==> flow/design.v <==
module neuron_intra_Nbits #(
    parameter N = 16,
    parameter N_INPUTS = 16,
    parameter LOG_N_INPUTS = 4  
) (
    input  wire                         clk,
    input  wire                         rst,
    input  wire                         en,
    input  wire signed [N*N_INPUTS-1:0] W,     
    input  wire signed [N*N_INPUTS-1:0] X_N,   
    output reg signed [         N-1:0] Out
);
  wire signed [2*N*N_INPUTS-1:0] prod;
  wire signed [         N-1:0] act_out;
  genvar i;
  generate
    for (i = 0; i < N_INPUTS; i = i + 1) begin : mults
      wire signed [N-1:0] Wi;
      wire signed [N-1:0] Xi;
      assign Wi = W[i*N+:N];
      assign Xi = X_N[i*N+:N];
      assign prod[i*2*N+:2*N] = Wi * Xi;
    end
  endgenerate
  genvar j, k;
  generate
    for (j = 0; j < LOG_N_INPUTS; j = j + 1) begin : ADDER_TREE
      wire signed [2*N*(N_INPUTS >> (j+1))-1:0] sum_stage;
      if(j == 0) begin
        for (k = 0; k < (N_INPUTS >> (j+1)); k = k + 1) begin : STAGE0
          assign sum_stage[2*k*N+:2*N] = prod[2*k*2*N+:2*N] + prod[(2*k+1)*2*N+:2*N];
        end
      end else begin
        for (k = 0; k < (N_INPUTS >> (j+1)); k = k + 1) begin : STAGEJ
          assign sum_stage[2*k*N+:2*N] = ADDER_TREE[j-1].sum_stage[2*k*2*N+:2*N] + ADDER_TREE[j-1].sum_stage[(2*k+1)*2*N+:2*N];
        end
      end
    end
    wire signed [2*N-1:0] sum_all;
    assign sum_all = ADDER_TREE[LOG_N_INPUTS-1].sum_stage;
  endgenerate
  reg signed [2*N-1:0] acc;
  always @(posedge clk or posedge rst) begin
    if (rst) begin
		acc <= 0;
		Out <= 0;
	 end
    else if (en) begin
		acc <= sum_all;
		Out <= act_out;
	 end
  end
  localparam signed [N-1:0] MAX_VAL = {1'b0, {(N-1){1'b1}}};  
  assign act_out = (acc < 0) ? 0 : (acc > MAX_VAL) ? MAX_VAL : acc;
endmodule
# ---- From RTL to reports: neuron_intra_Nbits
# What the tools print for neuron_intra_Nbits, step after step.
# Line numbers count from 1 in the design file above.
# Not given: n/a
dict set report design {
  design {neuron_intra_Nbits}
  clock {clk}
  cell_library {sky130hd}
  lib_corner {tt_025C_1v80}
}

# ---- Word-level counts
# Source: Yosys, flattened and elaborated, memories not mapped. Widths are those after wreduce; folded enables and synchronous resets count as part of the registers. Registers that Yosys merges into a memory's read port (data or address) are not register bits. Print and check cells do not count. Equal cells are merged and count once.
dict set report bits {
  register_bits 48
  latchBits 0
  ram_bits 0
  romBits 0
  clocked_rd_ports_x_width 0
  memories 0
  wordCells 37
}
dict set report classes {
  addsub 15
  mul 16
  n_div 0
  n_cmp 2
  n_eq 0
  shift 0
  n_mux 2
  n_logic 0
  reduce_and_logical 0
}
# operator count
set ops {}
lappend ops {{multiplier 16 x 16 -> 32 bit} 16}
lappend ops {{adder 32 bit} 15}
lappend ops {{less-than comparator 32 x 1 -> 1 bit (second input constant)} 1}
lappend ops {{greater-than comparator 32 x 16 -> 1 bit (second input constant)} 1}
lappend ops {{2-to-1 mux 16 bit} 2}

# ---- Longest topological paths
# Longest topological path by Yosys (ltp), each cell counted once; first at word level (registers and memories cut), then after technology mapping (sequential cells cut; the memories' decode and read muxes count).
dict set report logic_depth {
  ltp_word 5
  abc_area 0
  mapped_depth 40
  ltp_nobuf 39
}

# ---- Mapped cells and area
# Yosys stat after the flow's synthesis: flattened, memories mapped to cells. It holds for the ABC_AREA given above (unset counts as 0); a run with the other value may have another netlist.
# cell count
set types {}
lappend types {sky130_fd_sc_hd__fa_1 5042}
lappend types {sky130_fd_sc_hd__inv_1 5257}
lappend types {sky130_fd_sc_hd__and2_1 1760}
lappend types {sky130_fd_sc_hd__ha_1 828}
lappend types {sky130_fd_sc_hd__nand2_1 2113}
lappend types {sky130_fd_sc_hd__clkbuf_1 509}
lappend types {sky130_fd_sc_hd__xnor2_1 207}
lappend types {sky130_fd_sc_hd__dfrtp_1 48}
lappend types {sky130_fd_sc_hd__nand2b_1 162}
lappend types {sky130_fd_sc_hd__nor2b_1 73}
lappend types {sky130_fd_sc_hd__xor2_1 34}
lappend types {sky130_fd_sc_hd__mux2_2 25}
lappend types {sky130_fd_sc_hd__nor2_1 48}
lappend types {sky130_fd_sc_hd__o31ai_1 18}
lappend types {sky130_fd_sc_hd__a21oi_1 23}
lappend types {sky130_fd_sc_hd__a21o_1 14}
lappend types {sky130_fd_sc_hd__o21ai_0 19}
lappend types {sky130_fd_sc_hd__buf_1 13}
# Not listed: further types 23, cells in them 43.
dict set report synth_totals {
  stdcells 16236
  synth_area_um2 157941.5
  seq_area_um2 1201.2
  flip_flops 48
  buf_cells 522
}

# ---- Path before layout
# OpenSTA on the mapped netlist: ideal clock, no wires. The path of least setup slack (recovery checks aside). Input and output delay are each 20% of the period. Register names are those of the netlist, which keeps one name where synthesis merged equal registers.
dict set report synth_timing {
  path_type {input to register}
  start {input port W[63]}
  end {register acc[31]}
  tclk_ps 13500
  setup_time_ps 125
  arrival_ps 12563
  required_time_ps 13375
  slack_ps 812
  path_delay_ps 9988
  stages 35
  path_buffers 1
  period_less_setup_slack_ps 12688
}
# "path_delay_ps" = arrival - input delay + setup time.
# "stages": output pins that drive a net of the path, with the launching flip-flop's if there is one; two outputs of one cell count as two.
# "period_less_setup_slack_ps" is the clock period less the worst setup slack; recovery checks do not enter. This is arithmetic on one report: input and output delays are still those of the set period (20% each).
# Between the ends stands the longest chain of elaborated cells between them, by number of cells; it is not shown to be the way that was timed. Of several equally long chains one is given.
# A line is the first line of the expression or statement that the cell stems from. Yosys adds cells for indexed reads and writes and turns some case tables into memories.
dict set report synth_between {
  cell_sequence {sky130_fd_sc_hd__clkbuf_1 > sky130_fd_sc_hd__nand2_1 > sky130_fd_sc_hd__inv_1 > sky130_fd_sc_hd__fa_1 > sky130_fd_sc_hd__fa_1 > sky130_fd_sc_hd__inv_1 > sky130_fd_sc_hd__fa_1 > sky130_fd_sc_hd__fa_1 > sky130_fd_sc_hd__fa_1 > sky130_fd_sc_hd__fa_1 > sky130_fd_sc_hd__inv_1 > sky130_fd_sc_hd__fa_1 > sky130_fd_sc_hd__inv_1 > sky130_fd_sc_hd__fa_1 > sky130_fd_sc_hd__inv_1 > sky130_fd_sc_hd__fa_1 > sky130_fd_sc_hd__fa_1 > sky130_fd_sc_hd__fa_1 > sky130_fd_sc_hd__fa_1 > sky130_fd_sc_hd__inv_1 > sky130_fd_sc_hd__fa_1 > sky130_fd_sc_hd__inv_1 > sky130_fd_sc_hd__ha_1 > sky130_fd_sc_hd__a21o_1 > sky130_fd_sc_hd__a21o_1 > sky130_fd_sc_hd__a21oi_1 > sky130_fd_sc_hd__o21ai_0 > sky130_fd_sc_hd__a211o_1 > sky130_fd_sc_hd__a21oi_2 > sky130_fd_sc_hd__o21ai_1 > sky130_fd_sc_hd__a21oi_1 > sky130_fd_sc_hd__o21ai_1 > sky130_fd_sc_hd__a21oi_2 > sky130_fd_sc_hd__xnor2_1 > sky130_fd_sc_hd__mux2_2}
  elab_chain_cells 5
  cone_cells 5
  lines_between 3
  classes_between {4 x add/sub; 1 x mul}
}
# element line
set synth_rtl {}
lappend synth_rtl {{start, declared} 9} ;# input  wire signed [N*N_INPUTS-1:0] W,
lappend synth_rtl {{multiplier 16 x 16 -> 32 bit} 22} ;# assign prod[i*2*N+:2*N] = Wi * Xi;
lappend synth_rtl {{adder 32 bit} 31} ;# assign sum_stage[2*k*N+:2*N] = prod[2*k*2*N+:2*N] + prod[(2*k+1)*2*N+:2*N];
lappend synth_rtl {{adder 32 bit (3 in a row)} 35} ;# assign sum_stage[2*k*N+:2*N] = ADDER_TREE[j-1].sum_stage[2*k*2*N+:2*N] + ADDER_TREE[j-1].sum_stage[(2*k+1)*2*N ...
lappend synth_rtl {{end, assigned} 45} ;# acc <= 0;
lappend synth_rtl {{end, assigned} 49} ;# acc <= sum_all;
lappend synth_rtl {{end, declared} 42} ;# reg signed [2*N-1:0] acc;

# ---- Timing after layout
# Path of least setup slack in the final report of entry A (OpenROAD, finished layout, wires in). Where an end is a register, its clock arrival counts in the times.
# The report prints the path's times to 10 ps; the period is as set.
dict set report layout_timing {
  path_type {input to register}
  start {input port X_N[251]}
  end {register acc[31]}
  tclk_ps 13500
  setup_time_ps 110
  arrival_ps 12840
  required_time_ps 13690
  slack_ps 850
  stages 34
  path_buffers 3
}
# Between the ends stands the longest chain of elaborated cells between them, by number of cells; it is not shown to be the way that was timed. Of several equally long chains one is given.
dict set report layout_between {
  cell_sequence {sky130_fd_sc_hd__dlygate4sd2_1 > sky130_fd_sc_hd__and2_1 > sky130_fd_sc_hd__fa_1 > sky130_fd_sc_hd__inv_1 > sky130_fd_sc_hd__fa_1 > sky130_fd_sc_hd__inv_1 > sky130_fd_sc_hd__fa_1 > sky130_fd_sc_hd__fa_1 > sky130_fd_sc_hd__fa_1 > sky130_fd_sc_hd__fa_2 > sky130_fd_sc_hd__fa_1 > sky130_fd_sc_hd__buf_4 > sky130_fd_sc_hd__fa_2 > sky130_fd_sc_hd__buf_12 > sky130_fd_sc_hd__fa_2 > sky130_fd_sc_hd__fa_2 > sky130_fd_sc_hd__fa_1 > sky130_fd_sc_hd__fa_1 > sky130_fd_sc_hd__inv_1 > sky130_fd_sc_hd__fa_1 > sky130_fd_sc_hd__inv_2 > sky130_fd_sc_hd__ha_4 > sky130_fd_sc_hd__a21o_1 > sky130_fd_sc_hd__a21o_1 > sky130_fd_sc_hd__a21oi_2 > sky130_fd_sc_hd__o21ai_1 > sky130_fd_sc_hd__a211o_1 > sky130_fd_sc_hd__a21oi_2 > sky130_fd_sc_hd__o21ai_2 > sky130_fd_sc_hd__a21oi_2 > sky130_fd_sc_hd__o21ai_2 > sky130_fd_sc_hd__a21oi_2 > sky130_fd_sc_hd__xnor2_1 > sky130_fd_sc_hd__mux2_2}
  elab_chain_cells 5
  cone_cells 5
  lines_between 3
  classes_between {4 x add/sub; 1 x mul}
}
# element line
set layout_rtl {}
lappend layout_rtl {{start, declared} 10} ;# input  wire signed [N*N_INPUTS-1:0] X_N,
lappend layout_rtl {{multiplier 16 x 16 -> 32 bit} 22} ;# assign prod[i*2*N+:2*N] = Wi * Xi;
lappend layout_rtl {{adder 32 bit} 31} ;# assign sum_stage[2*k*N+:2*N] = prod[2*k*2*N+:2*N] + prod[(2*k+1)*2*N+:2*N];
lappend layout_rtl {{adder 32 bit (3 in a row)} 35} ;# assign sum_stage[2*k*N+:2*N] = ADDER_TREE[j-1].sum_stage[2*k*2*N+:2*N] + ADDER_TREE[j-1].sum_stage[(2*k+1)*2*N ...
lappend layout_rtl {{end, assigned} 45} ;# acc <= 0;
lappend layout_rtl {{end, assigned} 49} ;# acc <= sum_all;
lappend layout_rtl {{end, declared} 42} ;# reg signed [2*N-1:0] acc;

Ticket comment

Below are 2 stored runs of the flow (Yosys, OpenROAD; platform sky130hd) on neuron_intra_Nbits, each with its settings and what was measured, unordered. Constraints: input delay and output delay 20% of the set period each, output load 0.01 pF.
By "achieved_clock_period_ps" is meant the clock period of the run minus its worst setup slack. This is arithmetic on one report: input and output delays are still those of the set period (20% each).
By "worst_path_time_ps" is meant the share of the clock period that the worst setup path is allowed (20% is reserved at inputs, 20% at outputs), minus its slack. Clock arrival times at its registers enter into it.
"worst_path_time_ps" is given in steps of 10 ps.

[flow] entry A: files
==> flow/run.sh <==
#!/bin/bash
# the make line also repeats the synthesis and layout settings of config.mk as NAME=value (left out here)
make -C /OpenROAD-flow-scripts/flow DESIGN_CONFIG=/design/flow/config.mk WORK_HOME=/design/flow/orfs CLKGATE_MAP_FILE= finish
==> flow/config.mk <==
export PLATFORM = sky130hd
export DESIGN_NAME = neuron_intra_Nbits
export DESIGN_NICKNAME = neuron_intra_Nbits
export VERILOG_FILES = /design/flow/design.v
export SDC_FILE = /design/flow/constraint.sdc
export NUM_CORES = 4
export LEC_CHECK = 0
export CAP_MARGIN = 20
export CORE_MARGIN = 2
export CORE_UTILIZATION = 22
export CTS_CLUSTER_SIZE = 63
export MAX_ROUTING_LAYER = met4
export SETUP_SLACK_MARGIN = 3.17
export SLEW_MARGIN = 20
==> flow/constraint.sdc <==
create_clock -name core_clock -period 13.5 [get_ports {clk}]
set_input_delay 2.7000 -clock core_clock [delete_from_list [all_inputs] [get_ports {clk}]]
set_output_delay 2.7000 -clock core_clock [all_outputs]
set_load 0.01 [all_outputs]

[flow] entry A: metrics
[metrics] setup_worst_slack_ps = 848
[metrics] post_route_util_frac = 0.264
[metrics] worst_path_time_ps = 9950
[metrics] worst_setup_path_type = input to register
[metrics] fin_tns_ps = 0
[metrics] design_die_area_um2 = 724712.0
[metrics] holdWs_ps = 489
[metrics] achieved_clock_period_ps = 12652
[metrics] post_route_stdcell_area_um2 = 189313.0
[metrics] ys_area_um2 = 157941.5

[flow] entry B: files
==> flow/run.sh <==
#!/bin/bash
# the make line also repeats the synthesis and layout settings of config.mk as NAME=value (left out here)
make -C /OpenROAD-flow-scripts/flow DESIGN_CONFIG=/design/flow/config.mk WORK_HOME=/design/flow/orfs CLKGATE_MAP_FILE= finish
==> flow/config.mk <==
export PLATFORM = sky130hd
export DESIGN_NAME = neuron_intra_Nbits
export DESIGN_NICKNAME = neuron_intra_Nbits
export VERILOG_FILES = /design/flow/design.v
export SDC_FILE = /design/flow/constraint.sdc
export NUM_CORES = 4
export LEC_CHECK = 0
export CAP_MARGIN = 20
export CORE_MARGIN = 2
export CORE_UTILIZATION = 40
export SLEW_MARGIN = 20
==> flow/constraint.sdc <==
create_clock -name core_clock -period 13.3 [get_ports {clk}]
set_input_delay 2.6600 -clock core_clock [delete_from_list [all_inputs] [get_ports {clk}]]
set_output_delay 2.6600 -clock core_clock [all_outputs]
set_load 0.01 [all_outputs]

[flow] entry B: metrics
[metrics] setup_worst_slack_ps = 179
[metrics] post_route_util_frac = 0.455
[metrics] worst_path_time_ps = 10460
[metrics] worst_setup_path_type = input to register
[metrics] fin_tns_ps = 0
[metrics] design_die_area_um2 = 399898.0
[metrics] holdWs_ps = 500
[metrics] achieved_clock_period_ps = 13121
[metrics] post_route_stdcell_area_um2 = 178641.0
[metrics] ys_area_um2 = 157941.5
